==> flow/design.v <==
module CPU_6507(
	output [12:0] addr_bus,
	output reg [7:0] d_out,
	input [7:0] d_in,
	output reg wenb,
	input clk,
	input rstb,
	input rdy
);
reg [7:0] A;
reg [7:0] X;
reg [7:0] Y;
reg carry;
reg intr_disable;
reg overflow;
reg decimal;
reg [7:0] stack_ptr;
reg negative;
reg zero;
reg [15:0] PC;
reg [15:0] full_addr;
assign addr_bus = full_addr[12:0];
reg [7:0] addr_in_buff;
reg [7:0] I;
reg is_reset;
reg [3:0] phase;
wire [7:0] instr = phase == 1 ? d_in : I;
wire isNOP = instr == 8'hEA;
wire isLoadOrStore = instr[7:6] == 2'b10 && !isNOP && !(
		instr == 8'h90 ||
		instr == 8'hB0 ||
		instr[3:0] == 4'h8 ||
		instr[3:0] == 4'hA
	);
wire isLoad = isLoadOrStore && instr[5];
wire isStore = isLoadOrStore && !instr[5];
wire isJSR = instr == 8'h20;
wire isRTS = instr == 8'h60;
wire isRTI = instr == 8'h40;
wire isTransfer = instr == 8'h98 || instr == 8'hA8 || (instr[3:0] == 4'hA && instr[7:6] == 2'b10);
wire isBranch = instr[4:0] == 5'h10;
wire isJump = instr == 8'h4C || instr == 8'h6C;
wire isStack = ~instr[7] && instr[4:0] == 5'h08;
wire pull = instr[5];
wire isSpecial = (~instr[7] && instr[4:0] == 5'h18) || instr == 8'hB8 || instr == 8'hD8 || instr == 8'hF8;
wire isArith = !isLoadOrStore && !isNOP && !isTransfer && !isBranch && !isJump && !isTransfer && !isStack && !isSpecial;
wire isBreak = instr == 8'h00;
wire isImplied = instr[3:0] == 4'hA || instr[3:0] == 4'h8;
wire isImmediate = instr[4:0] == 5'h09 || instr[3:0] == 4'h02 || (instr[7] && ~instr[4] && instr[3:0] == 0); 
wire isIndexed = instr[4];
wire indexedByY = instr[3:0] == 4'h1 || instr[3:0] == 4'h9 || instr == 8'h96 || instr == 8'hB6 || instr == 8'hBE;
wire indexedIndirect = instr[4:0] == 5'h01;
wire indirectIndexed = instr[4:0] == 5'h11;
wire zeropage = (indexedIndirect || indirectIndexed || instr[3:2] == 2'b01) && !isImplied;
wire addr16 = !isImmediate && (instr[3:0] == 4'h9 || instr[3:2] == 2'b11 || instr == 8'h20) && !isImplied;
wire isCompare = (instr[7:5] == 3'b110 && instr[1:0] == 2'b01) || instr[3:0] == 4'h4 || instr[3:0] == 4'h0 || instr[3:0] == 4'hC;
wire isBit = instr == 8'h2C || instr == 8'h24;
wire [7:0] ALU_in1 = ~instr[0] && instr[3:0] != 4'hA && ~instr[7] ? d_in : (  
		instr[7] && instr[1:0] == 2'b00 ? (instr[5] ? X : Y) : (
		instr[7] && instr[1:0] == 2'b01 ? A : (
		(instr[7] && instr[1:0] == 2'b10 && instr != 8'hCA) || isBit ? d_in : (
		instr == 8'hCA ? X : (instr == 8'h88 ? Y : A)
	))));
wire [7:0] ALU_in2 = d_in;
wire [7:0] ALU_nin2 = ~d_in;
reg [8:0] ALU_res;
wire [7:0] ALU_sub = ALU_in1 - ALU_in2;
wire [7:0] ALU_sbc = ALU_sub - !carry;
wire [3:0] ALU_opsel = {instr[0], instr[7:5]};
wire [8:0] CMP_res = {1'b0, ALU_in1} + {1'b0, ALU_nin2} + 9'd1;
always @(*) begin
	case(ALU_opsel)
		0: ALU_res <= {ALU_in1, 1'b0};
		1: ALU_res <= {ALU_in1, carry};
		2: ALU_res <= {ALU_in1[0], 1'b0, ALU_in1[7:1]};
		3: ALU_res <= {ALU_in1[0], carry, ALU_in1[7:1]};
		4: ALU_res <= {carry, ALU_in1 - 1'b1};
		5: ALU_res <= {carry, ALU_in1};
		6: ALU_res <= instr == 8'hC8 ? {carry, ALU_in1 + 1'b1} : {carry, ALU_in1 - 1'b1};
		7: ALU_res <= {carry, ALU_in1 + 1'b1};
		8: ALU_res <= {carry, ALU_in1 | ALU_in2};
		9: ALU_res <= {carry, ALU_in1 & ALU_in2};
		10: ALU_res <= {carry, ALU_in1 ^ ALU_in2};
		11: ALU_res <= ALU_in1 + ALU_in2 + carry;
		12: ALU_res <= {carry, ALU_in1};
		13: ALU_res <= {carry, ALU_in1};
		14: ALU_res <= ALU_in1 + ALU_nin2 + 1'b1;
		15: ALU_res <= ALU_in1 + ALU_nin2 + carry;
	endcase
end
wire toA = !isLoadOrStore && !isCompare && (
		instr[3:0] == 4'h1 ||
		instr[3:0] == 4'h5 ||
		instr[3:0] == 4'h9 ||
		(instr[3:0] == 4'hA && ~instr[7]) ||
		instr[3:0] == 4'hD
	);
wire toY = instr == 8'hC8 || instr == 8'h88;
wire toX = instr == 8'hE8 || instr == 8'hCA;
wire toMem = (instr[3:0] == 4'hE || instr[3:0] == 4'h6) && !isLoadOrStore;
wire loadstoreTargetA = instr[1:0] == 2'b01;
wire loadstoreTargetX = instr[1:0] == 2'b10;
wire loadstoreTargetY = instr[1:0] == 2'b00;
wire [7:0] status_word = {negative, overflow, 1'b0, 1'b0, decimal, intr_disable, zero, carry};
reg should_branch;
always @(*) begin
	case(instr[7:5])
		0: should_branch <= negative == 1'b0;
		1: should_branch <= negative == 1'b1;
		2: should_branch <= overflow == 1'b0;
		3: should_branch <= overflow == 1'b1;
		4: should_branch <= carry == 1'b0;
		5: should_branch <= carry == 1'b1;
		6: should_branch <= zero == 1'b0;
		7: should_branch <= zero == 1'b1;
	endcase
end
wire [2:0] transfer_idx = {instr[1], instr[5:4]};
reg [7:0] transfer_source;
always @(*) begin
	case(transfer_idx)
		1: transfer_source <= Y;
		2: transfer_source <= A;
		4: transfer_source <= X;
		5: transfer_source <= X;
		6: transfer_source <= A;
		7: transfer_source <= stack_ptr;
		default: transfer_source <= A;
	endcase
end
always @(posedge clk) begin
	if(!rstb) begin
		d_out <= 8'h00;
		full_addr <= 16'h0000;
		phase <= 2;
		is_reset <= 1'b1;
		I <= 8'h00;  
		wenb <= 1'b1;
		carry <= 1'b0;
		addr_in_buff <= 8'h00;
		intr_disable <= 1'b1;
		overflow <= 1'b0;
		decimal <= 1'b0;
		stack_ptr <= 8'h00;
		negative <= 1'b0;
		A <= 8'h00;
		X <= 8'h00;
		Y <= 8'h00;
		zero <= 1'b1;
	end else if(rdy) begin
		phase <= phase + 1;
		if(phase == 0) begin
			wenb <= 1'b1;
			full_addr <= PC;
			PC <= PC + 1;
		end else if(phase == 1) begin
			I <= d_in;
			if(isNOP) begin
				phase <= 0;
			end else if(isStack) begin
				if(pull) begin
					full_addr <= {8'h01, stack_ptr + 1'b1};
					stack_ptr <= stack_ptr + 1'b1;
					wenb <= 1'b1;
					phase <= 4;
				end else begin
					full_addr <= {8'h01, stack_ptr};
					stack_ptr <= stack_ptr - 1'b1;
					wenb <= 1'b0;
					d_out <= instr[6] ? A : status_word;
					phase <= 0;
				end
			end else if(isSpecial) begin
				case(instr[7:5])
					0: carry <= 1'b0;
					1: carry <= 1'b1;
					2: intr_disable <= 1'b0;
					3: intr_disable <= 1'b1;
					5: overflow <= 1'b0;
					6: decimal <= 1'b0;
					7: decimal <= 1'b1;
				endcase
				phase <= 0;
			end else if(isRTS || isRTI) begin
				phase <= isRTS ? 14 : 13;
				full_addr <= {8'h01, stack_ptr + 1'b1};
				stack_ptr <= stack_ptr + 1;
				wenb <= 1'b1;
			end else if(isTransfer) begin
				case(transfer_idx)
					1: A <= transfer_source;
					2: Y <= transfer_source;
					4: A <= transfer_source;
					5: stack_ptr <= transfer_source;
					6: X <= transfer_source;
					7: X <= transfer_source;
				endcase
				if(transfer_idx != 5) begin
					negative <= transfer_source[7];
					zero <= transfer_source == 8'h00;
				end
				phase <= 0;
			end else begin
				if(isImmediate || isBranch) begin
					full_addr <= PC;
					PC <= PC + 1;
					phase <= 4;
				end
				if(zeropage || addr16 || isJump || isJSR) begin
					full_addr <= PC;
					PC <= PC + 1;
				end
			end
		end else if(phase == 2) begin
			if(isBreak) begin
				full_addr <= 16'hFFFC | (~is_reset << 1);
			end else begin
				if(zeropage) begin
					if(indexedIndirect) begin
						full_addr <= {8'h00, d_in + X};
						phase <= 8;
					end else if(indirectIndexed) begin
						full_addr <= {8'h00, d_in};
						phase <= 8;
					end else if(isIndexed) begin
						full_addr <= {8'h00, d_in + (indexedByY ? Y : X)};
						phase <= 4;
					end else begin
						full_addr <= {8'h00, d_in};
						phase <= 4;
					end
				end
				if(addr16 || isJump || isJSR) begin
					addr_in_buff <= d_in;
					full_addr <= PC;
					PC <= PC + 1;
					if(isJSR) begin
						phase <= 10;
					end
				end
			end
		end else if(phase == 3) begin
			if(isBreak) begin
				addr_in_buff <= d_in;
				full_addr <= full_addr | 1;
			end else if(addr16 || isJump) begin
				if(instr == 8'h6C) begin
					full_addr <= {d_in, addr_in_buff};
					phase <= 8;
				end else if(isIndexed) begin
					full_addr <= {d_in, addr_in_buff} + (indexedByY ? Y : X);
				end else begin
					full_addr <= {d_in, addr_in_buff};
				end
			end
		end else if(phase == 4) begin
			phase <= 0;
			if(isBreak) begin
				if(is_reset) begin
					PC <= {d_in, addr_in_buff};
				end else begin
					phase <= 10;
				end
				is_reset <= 1'b0;
			end else if(isStack) begin
				if(instr[6]) begin
					A <= d_in;
					negative <= d_in[7];
					zero <= d_in == 8'h00;
				end else begin
					negative <= d_in[7];
					overflow <= d_in[6];
					decimal <= d_in[3];
					intr_disable <= d_in[2];
					zero <= d_in[1];
					carry <= d_in[0];
				end
			end else if(isJump) begin
				PC <= full_addr;
			end else if(isBranch) begin
				if(should_branch) begin
					PC <= PC + {d_in[7], d_in[7], d_in[7], d_in[7], d_in[7], d_in[7], d_in[7], d_in[7], d_in};
				end
			end else if(isBit) begin
				negative <= ALU_in1[7];
				overflow <= ALU_in1[6];
				zero <= (A & d_in) == 8'h00;
			end else if(isLoadOrStore) begin
				if(isLoad) begin
					if(loadstoreTargetA) begin
						A <= d_in;
					end else if(loadstoreTargetX) begin
						X <= d_in;
					end else if(loadstoreTargetY) begin
						Y <= d_in;
					end
					negative <= d_in[7];
					zero <= d_in == 8'h00;
				end else if(isStore) begin
					if(loadstoreTargetA) begin
						d_out <= A;
					end else if(loadstoreTargetX) begin
						d_out <= X;
					end else if(loadstoreTargetY) begin
						d_out <= Y;
					end
					wenb <= 1'b0;
				end
			end else if(toMem) begin
				d_out <= ALU_res[7:0];
				wenb <= 1'b0;
				negative <= ALU_res[7];
				zero <= ALU_res[7:0] == 0;
				if(~instr[7]) begin
					carry <= ALU_res[8];
				end
			end else if(toA) begin
				A <= ALU_res[7:0];
				carry <= ALU_res[8];
				zero <= ALU_res[7:0] == 0;
				negative <= ALU_res[7];
				if(ALU_opsel == 4'd11 || ALU_opsel == 4'd15) begin
					overflow <= (ALU_in1[7] == (ALU_opsel == 4'd11 ? ALU_in2[7] : ALU_nin2[7])) && (ALU_res[7] != ALU_in1[7]);
				end
			end else if(toX) begin
				X <= ALU_res[7:0];
				zero <= ALU_res[7:0] == 0;
				negative <= ALU_res[7];
			end else if(toY) begin
				Y <= ALU_res[7:0];
				zero <= ALU_res[7:0] == 0;
				negative <= ALU_res[7];
			end else if(isCompare) begin
				carry <= CMP_res[8];
				zero <= CMP_res[7:0] == 0;
				negative <= CMP_res[7];
			end
		end else if(phase == 8) begin
			addr_in_buff <= d_in;
			full_addr <= {full_addr[15:8], full_addr[7:0] + 1'b1};
			wenb <= 1'b1;
		end else if(phase == 9) begin
			if(indirectIndexed) begin
				full_addr <= {d_in, addr_in_buff} + Y;
			end else begin
				full_addr <= {d_in, addr_in_buff};
			end
			phase <= 4;
		end else if(phase == 10) begin
			full_addr <= {8'h01, stack_ptr};
			d_out <= PC[15:8];
			PC[15:8] <= d_in;
			wenb <= 1'b0;
			stack_ptr <= stack_ptr - 1;
		end else if(phase == 11) begin
			full_addr <= {8'h01, stack_ptr};
			d_out <= PC[7:0];
			PC[7:0] <= addr_in_buff;
			wenb <= 1'b0;
			stack_ptr <= stack_ptr - 1;
			if(!isBreak) begin
				phase <= 0;
			end
		end else if(phase == 12) begin
			full_addr <= {8'h01, stack_ptr};
			d_out <= status_word;
			wenb <= 1'b0;
			stack_ptr <= stack_ptr - 1;
			phase <= 0;
			intr_disable <= 1'b1;
		end else if(phase == 13) begin
			negative <= d_in[7];
			overflow <= d_in[6];
			decimal <= d_in[3];
			intr_disable <= d_in[2];
			zero <= d_in[1];
			carry <= d_in[0];
			full_addr <= {8'h01, stack_ptr + 1'b1};
			stack_ptr <= stack_ptr + 1;
			wenb <= 1'b1;
		end else if(phase == 14) begin
			PC[7:0] <= d_in;
			full_addr <= {8'h01, stack_ptr + 1'b1};
			stack_ptr <= stack_ptr + 1;
			wenb <= 1'b1;
		end else if(phase == 15) begin
			PC[15:8] <= d_in;
			full_addr <= {8'h01, stack_ptr + 1'b1};
			wenb <= 1'b1;
			phase <= 0;
		end else begin
			phase <= 0;
		end
	end
end
endmodule
# ---- Step by step through the tools: CPU_6507
# Module CPU_6507 before and after one edit of its RTL, step after step.
# Lines under "before" count in the file above, lines under "after" in the edited file.
# "change" is "after" less "before", of the values as shown; "rel_change_pct" is that difference over "before", in percent.
# Operators: Yosys type, input widths -> output width; for muxes data width and select width s.
# Cell names lack the library's common part.
# A cell with - has no value.
dict set report setup {
  top_module {CPU_6507}
  clock {clk}
  lib {sky130hd}
  corner {tt_025C_1v80}
}

# ---- Diff
# Unified diff, file above to edited file.
# The edited RTL no longer does the same as the RTL above: the edit was made by script, with no optimisation intended.
# begin of diff
@@ -26,5 +26,5 @@
 reg [3:0] phase;
 wire [7:0] instr = phase == 1 ? d_in : I;
-wire isNOP = instr == 8'hEA;
+wire isNOP = instr < 8'hEA;
 wire isLoadOrStore = instr[7:6] == 2'b10 && !isNOP && !(
 		instr == 8'h90 ||
# end of diff

# ---- Elaborated design
# Yosys after proc, flatten, opt, wreduce and memory -nomap, before mapping. Memory bits, and registers merged into a memory's read port (data or address), are not among the register bits. Print and check cells are not counted.
# item before after change rel_change_pct
set bits {}
lappend bits {out_inout_bits 22 22 0 0.00}
lappend bits {word_cells 808 808 0 0.00}
lappend bits {ff_bits 100 100 0 0.00}
# item before after change rel_change_pct
set op_classes {}
lappend op_classes {n_addsub 21 21 0 0.00}
lappend op_classes {logic 17 17 0 0.00}
lappend op_classes {mux 419 419 0 0.00}
lappend op_classes {equal 211 210 -1 -0.47}
lappend op_classes {n_reduce_logical 119 119 0 0.00}
lappend op_classes {n_cmp 0 1 1 -}
# cell before after change rel_change_pct
set op_table {}
lappend op_table {{$eq 8x8->1 const B} 15 14 -1 -6.67}
lappend op_table {{$lt 8x8->1 const B} 0 1 1 -}
lappend op_table {{$mux 8} 186 186 0 0.00}
lappend op_table {{$mux 1} 167 167 0 0.00}
lappend op_table {{$logic_or 1x1->1} 40 40 0 0.00}
lappend op_table {{$mux 4} 30 30 0 0.00}
lappend op_table {{$mux 16} 28 28 0 0.00}
lappend op_table {{$logic_and 1x1->1} 24 24 0 0.00}
lappend op_table {{$eq 4x4->1 const B} 22 22 0 0.00}
lappend op_table {{$ne 3x3->1 const B} 21 21 0 0.00}
lappend op_table {{$ne 2x2->1 const B} 16 16 0 0.00}
lappend op_table {{$ne 5x5->1 const B} 16 16 0 0.00}
lappend op_table {{$ne 4x4->1 const B} 14 14 0 0.00}
lappend op_table {{$ne 6x6->1 const B} 13 13 0 0.00}
lappend op_table {{$not 1->1} 12 12 0 0.00}
lappend op_table {{$eq 3x3->1 const B} 8 8 0 0.00}
lappend op_table {{$eq 4x3->1 const B} 8 8 0 0.00}
lappend op_table {{$ne 2x1->1 const B} 8 8 0 0.00}
lappend op_table {{$ne 3x1->1 const B} 8 8 0 0.00}
lappend op_table {{$logic_not 1->1} 7 7 0 0.00}
lappend op_table {{$logic_not 8->1} 6 6 0 0.00}
lappend op_table {{$ne 3x2->1 const B} 6 6 0 0.00}
lappend op_table {{$eq 4x2->1 const B} 5 5 0 0.00}
lappend op_table {{$add 8x1->8 const B} 4 4 0 0.00}
lappend op_table {{$eq 8x7->1 const B} 4 4 0 0.00}
lappend op_table {{$ne 4x3->1 const B} 4 4 0 0.00}
lappend op_table {{$ne 5x4->1 const B} 4 4 0 0.00}
lappend op_table {{$ne 7x7->1 const B} 4 4 0 0.00}
# The list need not be complete.

# ---- Depth
# Longest topological path by Yosys (ltp), each cell counted once; first at word level (registers and memories cut), then after technology mapping (sequential cells cut; the memories' decode and read muxes count).
# item before after change rel_change_pct
set depth {}
lappend depth {ltp_word 28 28 0 0.00}
lappend depth {abc_area 0 0 - -}
lappend depth {ltp_mapped 25 27 2 8.00}
lappend depth {depth_no_buf 22 24 2 9.09}

# ---- Synthesis result
# The flow's flattened synthesis, as Yosys stat reports it; memories are mapped. The netlist is that of the ABC_AREA named above (0 if unset); the other value can give another one.
# item before after change rel_change_pct
set mapped {}
lappend mapped {ff_cells 100 100 0 0.00}
lappend mapped {area_um2 14682.8 13850.8 -832.0 -5.67}
lappend mapped {n_buf 167 156 -11 -6.59}
lappend mapped {stdcells 2084 1986 -98 -4.70}
# cell before after change rel_change_pct
set types {}
lappend types {o21ai_0 133 169 36 27.07}
lappend types {nor2_1 202 179 -23 -11.39}
lappend types {nor3_1 66 46 -20 -30.30}
lappend types {clkbuf_1 121 103 -18 -14.88}
lappend types {o211ai_1 36 21 -15 -41.67}
lappend types {a211oi_1 47 35 -12 -25.53}
lappend types {o31ai_1 29 17 -12 -41.38}
lappend types {mux2i_1 44 33 -11 -25.00}
lappend types {nor2b_1 11 22 11 100.00}
lappend types {mux2_2 21 11 -10 -47.62}
lappend types {o221ai_1 33 24 -9 -27.27}
lappend types {o311a_1 10 1 -9 -90.00}
lappend types {xor2_1 37 29 -8 -21.62}
lappend types {buf_2 8 16 8 100.00}
lappend types {a222oi_1 3 11 8 266.67}
lappend types {a221oi_1 29 22 -7 -24.14}
lappend types {a31oi_1 36 42 6 16.67}
lappend types {a21o_1 21 15 -6 -28.57}
# The list need not be complete.

# ---- Path before layout
# Path of least setup slack by OpenSTA after synthesis, without wires, with an ideal clock, recovery checks aside; 20% of the period is set as input and as output delay. Where synthesis merged equal registers, the netlist keeps one of their names.
# item before after change rel_change_pct
set synth_path {}
lappend synth_path {kind {input -> register} {input -> register} - -}
lappend synth_path {from {input d_in[2]} {input d_in[1]} - -}
lappend synth_path {to {register Y[7]} {register A[7]} - -}
lappend synth_path {delay_ns 4.956 4.519 -0.437 -8.82}
lappend synth_path {tclk_ns 9.0 9.0 0.0 0.00}
lappend synth_path {t_arrival_ns 6.634 6.187 -0.447 -6.74}
lappend synth_path {launch_ns 1.800 1.800 0.000 0.00}
lappend synth_path {input_delay_ns 1.800 1.800 0.000 0.00}
lappend synth_path {setup_slack_ns 2.244 2.681 0.437 -}
lappend synth_path {path_buffers 5 3 -2 -40.00}
lappend synth_path {driving_pins 23 23 0 0.00}
lappend synth_path {synth_period_reached_ns 6.756 6.319 -0.437 -6.47}
# "delay_ns" is the arrival time less input delay plus setup time.
# "driving_pins" counts driving pins, that of a launching flip-flop among them; a cell with two outputs on the path counts twice.
# "synth_period_reached_ns" = period - worst setup slack (recovery checks aside). The figure is calculated, with input and output delays left at 20% of the set period.
# Between the ends stands the longest chain of elaborated cells between them, by number of cells; it is not shown to be the way that was timed. Of several equally long chains one is given.
# Each line given opens the expression or statement behind the cell; cells for indexed reads and writes are added by Yosys, which also makes memories of some case tables.
# At most two assigning lines are given for a register; there are more.
dict set report synth_via_before {
  cell_sequence {buf_2 or4b_4 buf_6 or4_4 buf_6 a21bo_1 nand3_1 a31oi_2 nor2_1 ha_1 clkbuf_1 a21o_1 a21oi_1 o21ai_0 xnor2_1 a41o_1 a21oi_1 o32a_1 a211oi_1 and2_1 buf_6 a211oi_1 o311a_1}
  elab_chain_len 25
  cells_between 133
}
# item line
set synth_lines_before {}
lappend synth_lines_before {{start, declared} 4} ;# input [7:0] d_in,
lappend synth_lines_before {{$mux 8} 27} ;# wire [7:0] instr = phase == 1 ? d_in : I;
lappend synth_lines_before {{$eq 8x8->1} 62} ;# instr == 8'hCA ? X : (instr == 8'h88 ? Y : A)
lappend synth_lines_before {{$mux 8 (2 in a row)} 62}
lappend synth_lines_before {{$mux 8} 61} ;# (instr[7] && instr[1:0] == 2'b10 && instr != 8'hCA) || isBit ? d_in : (
lappend synth_lines_before {{$mux 8} 60} ;# instr[7] && instr[1:0] == 2'b01 ? A : (
lappend synth_lines_before {{$mux 8} 59} ;# instr[7] && instr[1:0] == 2'b00 ? (instr[5] ? X : Y) : (
lappend synth_lines_before {{$mux 8} 58} ;# wire [7:0] ALU_in1 = ~instr[0] && instr[3:0] != 4'hA && ~instr[7] ? d_in : (
lappend synth_lines_before {{[10 not listed]} -}
lappend synth_lines_before {{$mux 8} 278} ;# end else if(isJump) begin
lappend synth_lines_before {{$mux 8} 265} ;# end else if(isStack) begin
lappend synth_lines_before {{$mux 8} 258} ;# if(isBreak) begin
lappend synth_lines_before {{$mux 8} 256} ;# end else if(phase == 4) begin
lappend synth_lines_before {{$mux 8} 242} ;# end else if(phase == 3) begin
lappend synth_lines_before {{$mux 8} 214} ;# end else if(phase == 2) begin
lappend synth_lines_before {{$mux 8} 156} ;# end else if(phase == 1) begin
lappend synth_lines_before {{end, assigned} 192} ;# 2: Y <= transfer_source;
lappend synth_lines_before {{end, assigned} 295} ;# Y <= d_in;
lappend synth_lines_before {{end, declared} 12} ;# reg [7:0] Y;
dict set report synth_via_after {
  cell_sequence {clkbuf_1 nor2_1 and4_1 a31o_1 buf_4 a21o_1 buf_2 nor4_2 nor2_4 ha_1 fa_1 nand3_1 nand2_1 or4_1 a32oi_1 nand3_1 xor2_1 a221oi_1 nand3_1 a2bb2oi_1 o21ai_2 a221oi_1 a21oi_1}
  elab_chain_len 24
  cells_between 141
}
# item line
set synth_lines_after {}
lappend synth_lines_after {{start, declared} 4} ;# input [7:0] d_in,
lappend synth_lines_after {{$mux 8} 27} ;# wire [7:0] instr = phase == 1 ? d_in : I;
lappend synth_lines_after {{$eq 2x2->1} 61} ;# (instr[7] && instr[1:0] == 2'b10 && instr != 8'hCA) || isBit ? d_in : (
lappend synth_lines_after {{$logic_and 1x1->1 (2 in a row)} 61}
lappend synth_lines_after {{$logic_or 1x1->1} 61}
lappend synth_lines_after {{$mux 8} 61}
lappend synth_lines_after {{$mux 8} 60} ;# instr[7] && instr[1:0] == 2'b01 ? A : (
lappend synth_lines_after {{$mux 8} 59} ;# instr[7] && instr[1:0] == 2'b00 ? (instr[5] ? X : Y) : (
lappend synth_lines_after {{[9 not listed]} -}
lappend synth_lines_after {{$mux 8} 278} ;# end else if(isJump) begin
lappend synth_lines_after {{$mux 8} 265} ;# end else if(isStack) begin
lappend synth_lines_after {{$mux 8} 258} ;# if(isBreak) begin
lappend synth_lines_after {{$mux 8} 256} ;# end else if(phase == 4) begin
lappend synth_lines_after {{$mux 8} 242} ;# end else if(phase == 3) begin
lappend synth_lines_after {{$mux 8} 214} ;# end else if(phase == 2) begin
lappend synth_lines_after {{$mux 8} 156} ;# end else if(phase == 1) begin
lappend synth_lines_after {{end, assigned} 191} ;# 1: A <= transfer_source;
lappend synth_lines_after {{end, assigned} 193} ;# 4: A <= transfer_source;
lappend synth_lines_after {{end, declared} 10} ;# reg [7:0] A;

# ---- Worst path after layout
# From the final timing report of the runs of pair A: the path of least setup slack in the routed layout; clock arrival at registers is part of the times.
# item before after change rel_change_pct
set layout_path {}
lappend layout_path {kind {input -> register} {input -> register} - -}
lappend layout_path {from {input d_in[3]} {input d_in[3]} - -}
lappend layout_path {to {register Y[7]} {register zero} - -}
lappend layout_path {input_delay_ns 1.64 1.64 0.00 0.00}
lappend layout_path {launch_ns 1.64 1.64 0.00 0.00}
lappend layout_path {path_buffers 2 1 -1 -50.00}
lappend layout_path {tclk_ns 8.2 8.2 0.0 0.00}
lappend layout_path {setup_slack_ns 0.61 0.76 0.15 -}
lappend layout_path {t_arrival_ns 7.86 7.76 -0.10 -1.27}
lappend layout_path {driving_pins 20 22 2 10.00}
# Between the ends stands the longest chain of elaborated cells between them, by number of cells; it is not shown to be the way that was timed. Of several equally long chains one is given.
# At most two assigning lines are given for a register; there are more.
dict set report layout_via_before {
  cell_sequence {clkdlybuf4s50_1 buf_4 nor2b_1 nand4_1 a32oi_1 and2_1 a31oi_2 nor2_1 ha_1 a21o_1 a21oi_1 o21ai_0 xnor2_1 a41o_1 a21oi_1 o32a_1 a211oi_1 and2_1 a211oi_1 o311a_1}
  elab_chain_len 25
  cells_between 133
}
# item line
set layout_lines_before {}
lappend layout_lines_before {{start, declared} 4} ;# input [7:0] d_in,
lappend layout_lines_before {{$mux 8} 27} ;# wire [7:0] instr = phase == 1 ? d_in : I;
lappend layout_lines_before {{$eq 8x8->1} 62} ;# instr == 8'hCA ? X : (instr == 8'h88 ? Y : A)
lappend layout_lines_before {{$mux 8 (2 in a row)} 62}
lappend layout_lines_before {{$mux 8} 61} ;# (instr[7] && instr[1:0] == 2'b10 && instr != 8'hCA) || isBit ? d_in : (
lappend layout_lines_before {{$mux 8} 60} ;# instr[7] && instr[1:0] == 2'b01 ? A : (
lappend layout_lines_before {{$mux 8} 59} ;# instr[7] && instr[1:0] == 2'b00 ? (instr[5] ? X : Y) : (
lappend layout_lines_before {{$mux 8} 58} ;# wire [7:0] ALU_in1 = ~instr[0] && instr[3:0] != 4'hA && ~instr[7] ? d_in : (
lappend layout_lines_before {{[10 not listed]} -}
lappend layout_lines_before {{$mux 8} 278} ;# end else if(isJump) begin
lappend layout_lines_before {{$mux 8} 265} ;# end else if(isStack) begin
lappend layout_lines_before {{$mux 8} 258} ;# if(isBreak) begin
lappend layout_lines_before {{$mux 8} 256} ;# end else if(phase == 4) begin
lappend layout_lines_before {{$mux 8} 242} ;# end else if(phase == 3) begin
lappend layout_lines_before {{$mux 8} 214} ;# end else if(phase == 2) begin
lappend layout_lines_before {{$mux 8} 156} ;# end else if(phase == 1) begin
lappend layout_lines_before {{end, assigned} 192} ;# 2: Y <= transfer_source;
lappend layout_lines_before {{end, assigned} 295} ;# Y <= d_in;
lappend layout_lines_before {{end, declared} 12} ;# reg [7:0] Y;
dict set report layout_via_after {
  cell_sequence {clkdlybuf4s50_1 nor4b_1 nand4_1 nand3_1 nand3_1 o2111ai_2 nand2_1 mux2i_2 inv_1 ha_1 a21oi_1 nand2_1 or4_1 a32oi_1 and2_1 xnor2_1 o22ai_1 a311oi_1 o21ai_0 o22a_1 nor4_2 a31o_1}
  elab_chain_len 26
  cells_between 134
}
# item line
set layout_lines_after {}
lappend layout_lines_after {{start, declared} 4} ;# input [7:0] d_in,
lappend layout_lines_after {{$mux 8} 27} ;# wire [7:0] instr = phase == 1 ? d_in : I;
lappend layout_lines_after {{$eq 8x8->1} 62} ;# instr == 8'hCA ? X : (instr == 8'h88 ? Y : A)
lappend layout_lines_after {{$mux 8 (2 in a row)} 62}
lappend layout_lines_after {{$mux 8} 61} ;# (instr[7] && instr[1:0] == 2'b10 && instr != 8'hCA) || isBit ? d_in : (
lappend layout_lines_after {{$mux 8} 60} ;# instr[7] && instr[1:0] == 2'b01 ? A : (
lappend layout_lines_after {{$mux 8} 59} ;# instr[7] && instr[1:0] == 2'b00 ? (instr[5] ? X : Y) : (
lappend layout_lines_after {{$mux 8} 58} ;# wire [7:0] ALU_in1 = ~instr[0] && instr[3:0] != 4'hA && ~instr[7] ? d_in : (
lappend layout_lines_after {{[11 not listed]} -}
lappend layout_lines_after {{$mux 1} 278} ;# end else if(isJump) begin
lappend layout_lines_after {{$mux 1} 265} ;# end else if(isStack) begin
lappend layout_lines_after {{$mux 1} 258} ;# if(isBreak) begin
lappend layout_lines_after {{$mux 1} 256} ;# end else if(phase == 4) begin
lappend layout_lines_after {{$mux 1} 242} ;# end else if(phase == 3) begin
lappend layout_lines_after {{$mux 1} 214} ;# end else if(phase == 2) begin
lappend layout_lines_after {{$mux 1} 156} ;# end else if(phase == 1) begin
lappend layout_lines_after {{end, assigned} 275} ;# zero <= d_in[1];
lappend layout_lines_after {{end, assigned} 376} ;# zero <= d_in[1];
lappend layout_lines_after {{end, declared} 19} ;# reg zero;

# ---- Layout results
# Both versions went through the flow (Yosys, OpenROAD) with the same settings in each pair. Constraints: input delay and output delay 20% of the set period each, output load 0.01 pF.
dict set report flow_settings_pair_A {
  CORE_UTILIZATION 40
  period_ns 8.2
  CAP_MARGIN 20
  CORE_MARGIN 2
  SLEW_MARGIN 20
}
# item before after change rel_change_pct
set measured_pair_A {}
lappend measured_pair_A {timing.achieved_period_ns 7.586 7.441 -0.145 -1.91}
lappend measured_pair_A {final_stdcell_area_um2 15746.4 14939.3 -807.1 -5.13}
lappend measured_pair_A {totalPower_uw 3163 3591 428 13.53}
lappend measured_pair_A {dieArea_um2 38255.4 36132.3 -2123.1 -5.55}
lappend measured_pair_A {ys_area_um2 14682.8 13850.8 -832.0 -5.67}
lappend measured_pair_A {finalUtil_pct 43.3 43.6 0.3 -}
lappend measured_pair_A {ws_setup_ns 0.614 0.759 0.145 -}
lappend measured_pair_A {hold_worst_slack_ns 0.480 0.463 -0.017 -}
dict set report flow_settings_pair_B {
  CAP_MARGIN 0
  CELL_PAD_IN_SITES_GLOBAL_PLACEMENT 2
  CORE_ASPECT_RATIO 0.82
  CORE_UTILIZATION 24
  CTS_CLUSTER_DIAMETER 312
  MAX_ROUTING_LAYER {met5}
  MIN_ROUTING_LAYER {met1}
  PLACE_DENSITY 0.69
  SLEW_MARGIN 25
  period_ns 14.4
  CORE_MARGIN 2
}
# item before after change rel_change_pct
set measured_pair_B {}
lappend measured_pair_B {timing.achieved_period_ns 8.994 9.522 0.528 5.87}
lappend measured_pair_B {final_stdcell_area_um2 16090.4 15208.3 -882.1 -5.48}
lappend measured_pair_B {totalPower_uw 1832 2087 255 13.92}
lappend measured_pair_B {dieArea_um2 63183.5 59658.5 -3525.0 -5.58}
lappend measured_pair_B {ys_area_um2 14682.8 13850.8 -832.0 -5.67}
lappend measured_pair_B {finalUtil_pct 26.4 26.7 0.3 -}
lappend measured_pair_B {ws_setup_ns 5.406 4.878 -0.528 -}
lappend measured_pair_B {hold_worst_slack_ns 0.497 0.470 -0.027 -}
# "timing.achieved_period_ns" means the clock period less the worst setup slack. The figure is calculated, with input and output delays left at 20% of the set period.
# "totalPower_uw" is the tool's figure for a default switching activity; nothing was simulated.
